==> flow/design.v <==
module cfg_count_stat  #(
    parameter DATA_WIDTH = 1 
)(
    input                     clk,
    input                     rstn,
    input                     rd_count_mode,      
    input                     sample_mode,        
    input                     rd,
    input    [DATA_WIDTH-1:0] data_in,
    input                     data_in_vld,
    input                     wr,                 
    input    [31:0]           wr_data,
    output  reg [31:0]        data_out 
);
reg [31:0] data_tmp;
reg  data_in_r;
always @ (posedge clk)
begin
    if (!rstn)
        data_in_r <= 0;
    else
        data_in_r <= data_in;
end
always @ (posedge clk)
begin
    if (!rstn)
        data_out <= 0;
    else if(rd)begin
        if (sample_mode)
            if (data_in_vld)
                data_out <= data_tmp + data_in;
            else
                data_out <= data_tmp;
        else
            data_out <= data_tmp ;
    end
end
always @ (posedge clk)
begin
    if (!rstn)
        data_tmp <= 0;
    else if (wr)
        data_tmp <= wr_data;
    else if(data_in_vld)begin
        case ({rd,rd_count_mode,sample_mode})
        3'b000: data_tmp <= data_tmp + (data_in && !data_in_r);
        3'b001: data_tmp <= data_tmp + data_in;
        3'b010: data_tmp <= data_tmp + (data_in && !data_in_r);
        3'b011: data_tmp <= data_tmp + data_in;
        3'b100: data_tmp <= 0; 
        3'b101: data_tmp <= 0;
        3'b110: data_tmp <= data_tmp + (data_in && !data_in_r);
        3'b111: data_tmp <= data_tmp + data_in;
        endcase
    end
    else if (rd && !rd_count_mode) begin
        data_tmp <= 0;
    end
end
endmodule
module cfg#(
    parameter ADDR_WIDTH = 32,
    parameter DATA_WIDTH = 32
)(
    input                             clk          ,
    input                             rstn         ,
    input        [ADDR_WIDTH - 1 : 0] addr         ,
    input        [DATA_WIDTH - 1 : 0] wdata        ,
    output  reg  [DATA_WIDTH - 1 : 0] rdata        ,
    output  reg                       rdata_vld    ,
    input                             wr           ,
    input                             rd           ,
    output  reg  [DATA_WIDTH - 1 : 0] addr_0_2     ,
    output  reg  [DATA_WIDTH - 1 : 0] addr_0_3     ,
    output  reg  [DATA_WIDTH - 1 : 0] addr_0_4     ,
    output  reg  [DATA_WIDTH - 1 : 0] addr_1_0     ,
    output  reg  [DATA_WIDTH - 1 : 0] addr_1_1     ,
    output  reg  [DATA_WIDTH - 1 : 0] addr_1_2     ,
    output  reg  [DATA_WIDTH - 1 : 0] addr_1_3     ,
    output  reg  [DATA_WIDTH - 1 : 0] addr_1_4     ,
    input        [DATA_WIDTH - 1 : 0] addr_2_0     ,
    input        [DATA_WIDTH - 1 : 0] addr_2_1     ,
    input        [DATA_WIDTH - 1 : 0] addr_2_2     ,
    input        [DATA_WIDTH - 1 : 0] addr_2_3      
);
localparam  RD_COUNT_MODE_0   = 6'h0  ;   
localparam  SAMPLE_MODE_0   = 6'h1  ;   
localparam  ADDR_0_2   = 6'h2  ;   
localparam  ADDR_0_3   = 6'h3  ;   
localparam  ADDR_0_4   = 6'h4  ;   
localparam  ADDR_1_0   = 6'h10  ;   
localparam  ADDR_1_1   = 6'h11  ;   
localparam  ADDR_1_2   = 6'h12  ;   
localparam  ADDR_1_3   = 6'h13  ;   
localparam  ADDR_1_4   = 6'h14  ;   
localparam  ADDR_2_0   = 6'h20  ;   
localparam  ADDR_2_1   = 6'h21  ;   
localparam  ADDR_2_2   = 6'h22  ;   
localparam  ADDR_2_3   = 6'h23  ;   
reg rd_count_mode;
reg sample_mode;
reg rdata_vld_r ;
reg rd_r;
reg [31:0]  addr_r;
reg [DATA_WIDTH - 1 : 0] addr_2_3_cnt;      
always @ (posedge clk)
begin
    rd_r <= rd ;
    addr_r   <= addr ;
end
always @ (posedge clk)
begin
    rdata_vld_r <= rd ;
    rdata_vld   <= rdata_vld_r ;
end
always @ (posedge clk)
begin
    if (!rstn)begin
        rd_count_mode  <= 1'h0 ;
        sample_mode  <= 1'h0 ;
        addr_0_2  <= 32'h0 ;
        addr_0_3  <= 32'h0 ;
        addr_0_4  <= 32'h0 ;
        addr_1_0  <= 32'h0 ;
        addr_1_1  <= 32'h0 ;
        addr_1_2  <= 32'h0 ;
        addr_1_3  <= 32'h0 ;
        addr_1_4  <= 32'h0 ;
    end
    else if (wr) begin
        case (addr[5:0])
            RD_COUNT_MODE_0 :
                rd_count_mode <= wdata[0] ;
            SAMPLE_MODE_0 :
                sample_mode <= wdata[0] ;
            ADDR_0_2 :
                addr_0_2 <= wdata ;
            ADDR_0_3 :
                addr_0_3 <= wdata ;
            ADDR_0_4 :
                addr_0_4 <= wdata ;
            ADDR_1_0 :
                addr_1_0 <= wdata ;
            ADDR_1_1 :
                addr_1_1 <= wdata ;
            ADDR_1_2 :
                addr_1_2 <= wdata ;
            ADDR_1_3 :
                addr_1_3 <= wdata ;
            ADDR_1_4 :
                addr_1_4 <= wdata ;
        endcase
    end
end
always @ (posedge clk)
begin
    if (!rstn) begin
        rdata <= 32'b0;
    end
    else if (rd_r) begin
        case (addr_r[5:0])
            RD_COUNT_MODE_0:
                rdata <= {31'b0,rd_count_mode};
            SAMPLE_MODE_0:
                rdata <= {31'b0,sample_mode};
            ADDR_0_2:
                rdata <= addr_0_2;
            ADDR_0_3:
                rdata <= addr_0_3;
            ADDR_0_4:
                rdata <= addr_0_4;
            ADDR_1_0:
                rdata <= addr_1_0;
            ADDR_1_1:
                rdata <= addr_1_1;
            ADDR_1_2:
                rdata <= addr_1_2;
            ADDR_1_3:
                rdata <= addr_1_3;
            ADDR_1_4:
                rdata <= addr_1_4;
            ADDR_2_0:
                rdata <= addr_2_0;
            ADDR_2_1:
                rdata <= addr_2_1;
            ADDR_2_2:
                rdata <= addr_2_2;
            ADDR_2_3:
                rdata <= addr_2_3_cnt;
            default :
                rdata <= 32'hf0f0f0f0;
        endcase
    end
end
wire addr_2_3_rd;
assign addr_2_3_rd = (addr[5:0] == ADDR_2_3 ) ? rd : 1'b0;
cfg_count_stat  addr_2_3_stat(
    .clk(clk),
    .rstn(rstn),
    .rd_count_mode(rd_count_mode),
    .sample_mode(sample_mode),
    .rd(addr_2_3_rd),
    .data_in(addr_2_3[0]),
    .data_in_vld(1'b1),
    .wr(wr && (addr[5:0] == ADDR_2_3)),
    .wr_data(wdata),
    .data_out(addr_2_3_cnt) 
);
endmodule
module cfg_test#(
    parameter DATA_WIDTH = 32
)(
    input clk,
    input rstn,
    input        [DATA_WIDTH - 1 : 0] in_0_2     ,
    input        [DATA_WIDTH - 1 : 0] in_0_3     ,
    input        [DATA_WIDTH - 1 : 0] in_0_4     ,
    input        [DATA_WIDTH - 1 : 0] in_1_0     ,
    input        [DATA_WIDTH - 1 : 0] in_1_1     ,
    input        [DATA_WIDTH - 1 : 0] in_1_2     ,
    input        [DATA_WIDTH - 1 : 0] in_1_3     ,
    input        [DATA_WIDTH - 1 : 0] in_1_4     ,
    output       [DATA_WIDTH - 1 : 0] out_2_0     ,
    output       [DATA_WIDTH - 1 : 0] out_2_1     ,
    output       [DATA_WIDTH - 1 : 0] out_2_2     ,
    output       [DATA_WIDTH - 1 : 0] out_2_3      
);
reg [18:0] cnt;
reg [31:0] reg_0_2;
reg [31:0] reg_2_0;
assign out_2_1 = 1'b1;
assign out_2_2 = 1'b0;
assign out_2_0 = reg_2_0;
always @ (posedge clk)
begin
    if (!rstn)
        reg_0_2 <= 0;
    else
        reg_0_2 <= in_0_2;
end
always @ (posedge clk)
begin
    if (!rstn)
        reg_2_0 <= 0;
    else
        reg_2_0 <= reg_0_2 + 1;
end
always @ (posedge clk)
begin
    if (!rstn)
        cnt <= 0;
    else 
        cnt <= cnt +1;
end
assign out_2_3 = (cnt <100) ? 1'b0 :1'b1;
endmodule
module cfg_test_top(
    input clk ,
    input rstn ,
    input        [32 - 1 : 0] addr         ,
    input        [32 - 1 : 0] wdata        ,
    output       [32 - 1 : 0] rdata        ,
    output                    rdata_vld    ,
    input                     wr           ,
    input                     rd            
);
wire [31:0] in_0_2   ;
wire [31:0] in_0_3   ;
wire [31:0] in_0_4   ;
wire [31:0] in_1_0   ;
wire [31:0] in_1_1   ;
wire [31:0] in_1_2   ;
wire [31:0] in_1_3   ;
wire [31:0] in_1_4   ;
wire [31:0] out_2_0  ;
wire [31:0] out_2_1  ;
wire [31:0] out_2_2  ;
wire [31:0] out_2_3  ;
cfg_test cfg_test_u0(
    .clk        ( clk       ),
    .rstn       ( rstn      ),
    .in_0_2     ( in_0_2    ),
    .in_0_3     ( in_0_3    ),
    .in_0_4     ( in_0_4    ),
    .in_1_0     ( in_1_0    ),
    .in_1_1     ( in_1_1    ),
    .in_1_2     ( in_1_2    ),
    .in_1_3     ( in_1_3    ),
    .in_1_4     ( in_1_4    ),
    .out_2_0    ( out_2_0   ),
    .out_2_1    ( out_2_1   ),
    .out_2_2    ( out_2_2   ),
    .out_2_3    ( out_2_3   )  
);
cfg cfg_u0(
    .clk          (clk         ),
    .rstn         (rstn        ),
    .addr         (addr        ),
    .wdata        (wdata       ),
    .rdata        (rdata       ),
    .rdata_vld    (rdata_vld   ),
    .wr           (wr          ),
    .rd           (rd          ),
    .addr_0_2     (in_0_2     ),
    .addr_0_3     (in_0_3     ),
    .addr_0_4     (in_0_4     ),
    .addr_1_0     (in_1_0     ),
    .addr_1_1     (in_1_1     ),
    .addr_1_2     (in_1_2     ),
    .addr_1_3     (in_1_3     ),
    .addr_1_4     (in_1_4     ),
    .addr_2_0     (out_2_0    ),
    .addr_2_1     (out_2_1    ),
    .addr_2_2     (out_2_2    ),
    .addr_2_3     (out_2_3    ) 
);
endmodule
==> Tool chain data of cfg_test_top <==
What the tools print for cfg_test_top, step after step.
Lines are those of the file above, counted from 1.
Operators: Yosys type, input widths -> output width; for muxes data width and select width s.
{ "setup": {"design": "cfg_test_top", "clock": "clk", "lib": "sky130hd", "corner": "tt_025C_1v80"} }

==> Word-level counts <==
Counts by Yosys on the flattened word-level netlist (proc, flatten, opt, wreduce; memories kept). Register bits leave out memories and registers merged into their read ports (data or address); mux counts leave out enables and synchronous resets folded into registers. Print and check cells are left out. Cells with the same type and inputs are merged into one.
{ "bits": {"ff_bits": 446, "input_bits": 68, "output_inout_bits": 33, "word_cells": 80} }
{ "classes": {"addsub": 4, "n_cmp": 1, "n_eq": 30, "muxes": 6, "reduce_logical": 19} }
{ "op_table": {"columns": ["operator", "count"], "rows": [
  ["$pmux 32 s14", 1],
  ["$pmux 32 s3", 1],
  ["$add 32x1->32", 2],
  ["$mux 32", 2],
  ["$eq 6x5->1 const B", 10],
  ["$add 32x1->32 const B", 1],
  ["$eq 6x6->1 const B", 5],
  ["$eq 6x2->1 const B", 4],
  ["$reduce_and 2->1", 10],
  ["$add 19x1->19 const B", 1],
  ["$lt 19x7->1 const B", 1],
  ["$eq 3x3->1 const B", 4],
  ["$eq 6x1->1 const B", 2],
  ["$eq 6x3->1 const B", 2],
  ["$logic_not 6->1", 2],
  ["$eq 3x2->1 const B", 2],
  ["$reduce_or 3->1", 2],
  ["$eq 3x1->1 const B", 1],
  ["$logic_not 3->1", 1],
  ["$logic_and 1x1->1", 2],
  ["$reduce_or 2->1", 1],
  ["$mux 1", 2],
  ["$logic_not 1->1", 1]
]} }

==> Logic depth <==
Depth = most cells in a row (Yosys ltp): at word level without a register or memory, in the mapped netlist without a sequential cell, where the memories' decode and read muxes count.
{ "logic_depth": {"ltp_word": 6, "ABC_AREA": 0, "depth_mapped": 11, "mapped_depth_nobuf": 10} }

==> After synthesis <==
Yosys stat after the flow's synthesis: flattened, memories mapped to cells. It holds for the ABC_AREA given above (unset counts as 0); a run with the other value may have another netlist.
{ "mapped": {"stdcells": 2352, "area_um2": 18995.7, "sequential_area_um2": 8928.6, "ff_cells": 446, "buf_cells": 218} }
{ "types": {"columns": ["type", "count", "area_total_um2"], "rows": [
  ["sky130_fd_sc_hd__dfxtp_1", 446, 8.93E+03],
  ["sky130_fd_sc_hd__nand2_1", 587, 2.2E+03],
  ["sky130_fd_sc_hd__a21oi_1", 284, 1.42E+03],
  ["sky130_fd_sc_hd__clkbuf_1", 180, 675.648],
  ["sky130_fd_sc_hd__a22o_1", 48, 420.403],
  ["sky130_fd_sc_hd__a22oi_1", 54, 405.389],
  ["sky130_fd_sc_hd__xnor2_1", 45, 394.128],
  ["sky130_fd_sc_hd__and3_1", 59, 369.104],
  ["sky130_fd_sc_hd__nor2_1", 88, 330.317],
  ["sky130_fd_sc_hd__o21ai_0", 64, 320.307],
  ["sky130_fd_sc_hd__and2_1", 49, 306.544],
  ["sky130_fd_sc_hd__xor2_1", 33, 289.027],
  ["sky130_fd_sc_hd__a211oi_1", 38, 285.274],
  ["sky130_fd_sc_hd__nand4_1", 41, 256.496],
  ["sky130_fd_sc_hd__nand3_1", 41, 205.197],
  ["sky130_fd_sc_hd__a222oi_1", 16, 160.154],
  ["sky130_fd_sc_hd__nor4_1", 25, 156.4],
  ["sky130_fd_sc_hd__a31oi_1", 24, 150.144]
]} }
Other cell types: 47; their cells: 230.
By module: a second synthesis without flattening, with its own total; a netlist apart from the flattened one above.
{ "hier_totals": {"cells_unflattened": 2543, "area_unflattened_um2": 20980.1} }
Each row is one instance without its submodules.
{ "modules": {"columns": ["mod", "instances", "n_cells", "mod_area_um2", "seq_area_um2"], "rows": [
  ["cfg", 1, 1609, 13025.0, 5965.7],
  ["cfg_count_stat", 1, 496, 4045.1, 1301.2],
  ["cfg_test", 1, 438, 3910.0, 1661.6],
  ["cfg_test_top", 1, 0, 0.0, 0.0]
]} }

==> Worst setup path after synthesis <==
Source: OpenSTA report_checks on the synthesized netlist (no wires, ideal clock, input and output delay 20% of the period each), path of least setup slack; recovery checks are left aside. Register names are those of the netlist, which keeps one name where synthesis merged equal registers.
{ "synth_timing": {"path_kind": "input -> register", "start": "in addr[3]", "end": "reg cfg_u0.addr_2_3_stat.data_tmp[23]", "period_ns": 5.0, "in_delay_ns": 1.000, "setup_ns": 0.062, "t_first_pin_ns": 1.000, "arrival_time_ns": 2.301, "t_required_ns": 4.938, "path_slack_ns": 2.637, "delay_ns": 1.363, "stages": 7, "path_buffers": 2, "period_less_setup_slack_ns": 2.363} }
"delay_ns" is the arrival time less input delay plus setup time.
"stages" counts driving pins, that of a launching flip-flop among them; a cell with two outputs on the path counts twice.
"period_less_setup_slack_ns" is the clock period less the worst setup slack; recovery checks do not enter. This is arithmetic on one report: input and output delays are still those of the set period (20% each).
Between the ends stands the longest chain of elaborated cells between them, by number of cells; it is not shown to be the way that was timed. Of several equally long chains one is given.
A line is the first line of the expression or statement that the cell stems from. Yosys adds cells for indexed reads and writes and turns some case tables into memories.
A register here has more assigning lines than the two given.
{ "synth_between": {"cell_sequence": "sky130_fd_sc_hd__nor4bb_1 > sky130_fd_sc_hd__buf_2 > sky130_fd_sc_hd__nand3_1 > sky130_fd_sc_hd__nor2_1 > sky130_fd_sc_hd__clkbuf_1 > sky130_fd_sc_hd__nand2_1 > sky130_fd_sc_hd__nand3_1", "elab_chain_cells": 6, "cells_between": 16, "classes_between": "eq/ne (8); mux (3); reduce/logical (5)"} }
{ "synth_rtl": {"columns": ["element", "line", "rtl"], "rows": [
  ["start: declaration", 260, "input        [32 - 1 : 0] addr         ,"],
  ["$eq 6x6->1", 196, "assign addr_2_3_rd = (addr[5:0] == ADDR_2_3 ) ? rd : 1'b0;"],
  ["$mux 1", 196, null],
  ["$eq 3x3->1", 45, "case ({rd,rd_count_mode,sample_mode})"],
  ["$reduce_or 3->1", null, null],
  ["$pmux 32 s3", 45, null],
  ["$mux 32", 42, "else if (wr)"],
  ["end: assignment", 43, "data_tmp <= wr_data;"],
  ["end: assignment", 46, "3'b000: data_tmp <= data_tmp + (data_in && !data_in_r);"],
  ["end: declaration", 15, "reg [31:0] data_tmp;"]
]} }

==> Worst path after layout <==
From the final timing report of record 1: the path of least setup slack in the routed layout; clock arrival at registers is part of the times.
{ "layout_timing": {"path_kind": "input -> register", "start": "in addr[0]", "end": "reg cfg_u0.addr_1_3[10]", "period_ns": 5.0, "in_delay_ns": 1.00, "setup_ns": 0.16, "t_first_pin_ns": 1.00, "arrival_time_ns": 4.02, "t_required_ns": 5.40, "path_slack_ns": 1.38, "stages": 6, "path_buffers": 2} }
Between the ends stands the longest chain of elaborated cells between them, by number of cells; it is not shown to be the way that was timed. Of several equally long chains one is given.
{ "layout_between": {"cell_sequence": "sky130_fd_sc_hd__clkdlybuf4s50_1 > sky130_fd_sc_hd__nor4bb_2 > sky130_fd_sc_hd__nand2_1 > sky130_fd_sc_hd__buf_4 > sky130_fd_sc_hd__nand2_1 > sky130_fd_sc_hd__a21oi_1", "elab_chain_cells": 2, "cells_between": 2, "cone_lines": 1, "classes_between": "eq/ne (1); reduce/logical (1)"} }
{ "layout_rtl": {"columns": ["element", "line", "rtl"], "rows": [
  ["start: declaration", 260, "input        [32 - 1 : 0] addr         ,"],
  ["$eq 6x5->1", 131, "case (addr[5:0])"],
  ["$reduce_and 2->1", null, null],
  ["end: assignment", 127, "addr_1_3  <= 32'h0 ;"],
  ["end: assignment", 149, "addr_1_3 <= wdata ;"],
  ["end: declaration", 79, "output  reg  [DATA_WIDTH - 1 : 0] addr_1_3     ,"]
]} }

Data sheet: physical implementation of cfg_test_top

Flow measurements of cfg_test_top on sky130hd: 4 stored runs with different settings, listed in no order. Input and output delays are each 20% of the period that was set; the output load is 0.01 pF.
By "clock_period_reached_ns" is meant the clock period of the run minus its worst setup slack. This is arithmetic on one report: input and output delays are still those of the set period (20% each).
"worst_path_ns" is the time allowed to the run's worst setup path (the clock period less input and output delay, where it has them) less its slack. Clock arrival times count: a late capture clock shortens it, a late launch clock lengthens it.
By "totalPower_mw" is meant OpenSTA's value without simulated activity: inputs other than the clock are taken to toggle once in ten clock periods, and the tool carries that through the logic.

Record 1
==> flow/run.sh <==
#!/bin/bash
# the make line also repeats the synthesis and layout settings of config.mk as NAME=value (left out here)
make -C /OpenROAD-flow-scripts/flow DESIGN_CONFIG=/design/flow/config.mk WORK_HOME=/design/flow/orfs CLKGATE_MAP_FILE= finish
==> flow/config.mk <==
export PLATFORM = sky130hd
export DESIGN_NAME = cfg_test_top
export DESIGN_NICKNAME = cfg_test_top
export VERILOG_FILES = /design/flow/design.v
export SDC_FILE = /design/flow/constraint.sdc
export NUM_CORES = 4
export LEC_CHECK = 0
export CAP_MARGIN = 20
export CELL_PAD_IN_SITES_DETAIL_PLACEMENT = 1
export CORE_ASPECT_RATIO = 1.73
export CORE_MARGIN = 2
export CORE_UTILIZATION = 40
export CTS_CLUSTER_DIAMETER = 331
export GPL_ROUTABILITY_DRIVEN = 0
export HOLD_SLACK_MARGIN = 0.09
export MAX_ROUTING_LAYER = met4
export SETUP_SLACK_MARGIN = 1.09
export SLEW_MARGIN = 20
==> flow/constraint.sdc <==
create_clock -name core_clock -period 5.0 [get_ports {clk}]
set_input_delay 1.0000 -clock core_clock [delete_from_list [all_inputs] [get_ports {clk}]]
set_output_delay 1.0000 -clock core_clock [all_outputs]
set_load 0.01 [all_outputs]

==> results of record 1, as JSON <==
{
  "yosys_chip_area_um2": 18995.7,
  "worst_path_ns": 2.62,
  "path_kind": "input -> register",
  "holdWs_ns": 0.453,
  "worst_setup_slack_ns": 1.377,
  "final_stdcell_area_um2": 21441.8,
  "totalPower_mw": 7.268,
  "die_footprint_um2": 49314.1,
  "clock_period_reached_ns": 3.623,
  "final_setup_tns_ns": 0.000,
  "fin_util_frac": 0.455
}

Record 2
==> flow/run.sh <==
#!/bin/bash
# the make line also repeats the synthesis and layout settings of config.mk as NAME=value (left out here)
make -C /OpenROAD-flow-scripts/flow DESIGN_CONFIG=/design/flow/config.mk WORK_HOME=/design/flow/orfs CLKGATE_MAP_FILE= finish
==> flow/config.mk <==
export PLATFORM = sky130hd
export DESIGN_NAME = cfg_test_top
export DESIGN_NICKNAME = cfg_test_top
export VERILOG_FILES = /design/flow/design.v
export SDC_FILE = /design/flow/constraint.sdc
export NUM_CORES = 4
export LEC_CHECK = 0
export CAP_MARGIN = 20
export CELL_PAD_IN_SITES_DETAIL_PLACEMENT = 1
export CORE_MARGIN = 2
export CORE_UTILIZATION = 40
export CTS_CLUSTER_DIAMETER = 331
export GPL_ROUTABILITY_DRIVEN = 0
export SETUP_SLACK_MARGIN = 1.09
export SLEW_MARGIN = 20
==> flow/constraint.sdc <==
create_clock -name core_clock -period 5.0 [get_ports {clk}]
set_input_delay 1.0000 -clock core_clock [delete_from_list [all_inputs] [get_ports {clk}]]
set_output_delay 1.0000 -clock core_clock [all_outputs]
set_load 0.01 [all_outputs]

==> results of record 2, as JSON <==
{
  "yosys_chip_area_um2": 18995.7,
  "worst_path_ns": 3.22,
  "path_kind": "register -> register",
  "holdWs_ns": 0.451,
  "worst_setup_slack_ns": 1.784,
  "final_stdcell_area_um2": 21519.4,
  "totalPower_mw": 7.405,
  "die_footprint_um2": 49248.5,
  "clock_period_reached_ns": 3.216,
  "final_setup_tns_ns": 0.000,
  "fin_util_frac": 0.46
}

Record 3
==> flow/run.sh <==
#!/bin/bash
# the make line also repeats the synthesis and layout settings of config.mk as NAME=value (left out here)
make -C /OpenROAD-flow-scripts/flow DESIGN_CONFIG=/design/flow/config.mk WORK_HOME=/design/flow/orfs CLKGATE_MAP_FILE= finish
==> flow/config.mk <==
export PLATFORM = sky130hd
export DESIGN_NAME = cfg_test_top
export DESIGN_NICKNAME = cfg_test_top
export VERILOG_FILES = /design/flow/design.v
export SDC_FILE = /design/flow/constraint.sdc
export NUM_CORES = 4
export LEC_CHECK = 0
export ABC_AREA = 0
export CAP_MARGIN = 20
export CELL_PAD_IN_SITES_DETAIL_PLACEMENT = 0
export CORE_ASPECT_RATIO = 1.73
export CORE_MARGIN = 2
export CORE_UTILIZATION = 40
export CTS_CLUSTER_DIAMETER = 157
export CTS_CLUSTER_SIZE = 50
export GPL_ROUTABILITY_DRIVEN = 0
export MAX_ROUTING_LAYER = met4
export PLACE_DENSITY_LB_ADDON = 0.08
export SETUP_SLACK_MARGIN = -0.18
export SLEW_MARGIN = 0
==> flow/constraint.sdc <==
create_clock -name core_clock -period 5.0 [get_ports {clk}]
set_input_delay 1.0000 -clock core_clock [delete_from_list [all_inputs] [get_ports {clk}]]
set_output_delay 1.0000 -clock core_clock [all_outputs]
set_load 0.01 [all_outputs]

==> results of record 3, as JSON <==
{
  "yosys_chip_area_um2": 18995.7,
  "worst_path_ns": 3.19,
  "path_kind": "register -> register",
  "holdWs_ns": 0.462,
  "worst_setup_slack_ns": 1.808,
  "final_stdcell_area_um2": 20403.3,
  "totalPower_mw": 5.540,
  "die_footprint_um2": 49314.1,
  "clock_period_reached_ns": 3.192,
  "final_setup_tns_ns": 0.000,
  "fin_util_frac": 0.433
}

Record 4
==> flow/run.sh <==
#!/bin/bash
# the make line also repeats the synthesis and layout settings of config.mk as NAME=value (left out here)
make -C /OpenROAD-flow-scripts/flow DESIGN_CONFIG=/design/flow/config.mk WORK_HOME=/design/flow/orfs CLKGATE_MAP_FILE= finish
==> flow/config.mk <==
export PLATFORM = sky130hd
export DESIGN_NAME = cfg_test_top
export DESIGN_NICKNAME = cfg_test_top
export VERILOG_FILES = /design/flow/design.v
export SDC_FILE = /design/flow/constraint.sdc
export NUM_CORES = 4
export LEC_CHECK = 0
export ABC_AREA = 1
export CAP_MARGIN = 20
export CORE_MARGIN = 2
export CORE_UTILIZATION = 41
export CTS_CLUSTER_SIZE = 12
export MAX_ROUTING_LAYER = met5
export MIN_ROUTING_LAYER = met1
export PLACE_DENSITY_LB_ADDON = 0.2
export SETUP_SLACK_MARGIN = -0.09
export SLEW_MARGIN = 35
==> flow/constraint.sdc <==
create_clock -name core_clock -period 4.17 [get_ports {clk}]
set_input_delay 0.8340 -clock core_clock [delete_from_list [all_inputs] [get_ports {clk}]]
set_output_delay 0.8340 -clock core_clock [all_outputs]
set_load 0.01 [all_outputs]

==> results of record 4, as JSON <==
{
  "yosys_chip_area_um2": 20465.9,
  "worst_path_ns": 3.23,
  "path_kind": "register -> register",
  "holdWs_ns": 0.429,
  "worst_setup_slack_ns": 0.944,
  "final_stdcell_area_um2": 23236.0,
  "totalPower_mw": 9.272,
  "die_footprint_um2": 51719.9,
  "clock_period_reached_ns": 3.226,
  "final_setup_tns_ns": 0.000,
  "fin_util_frac": 0.473
}
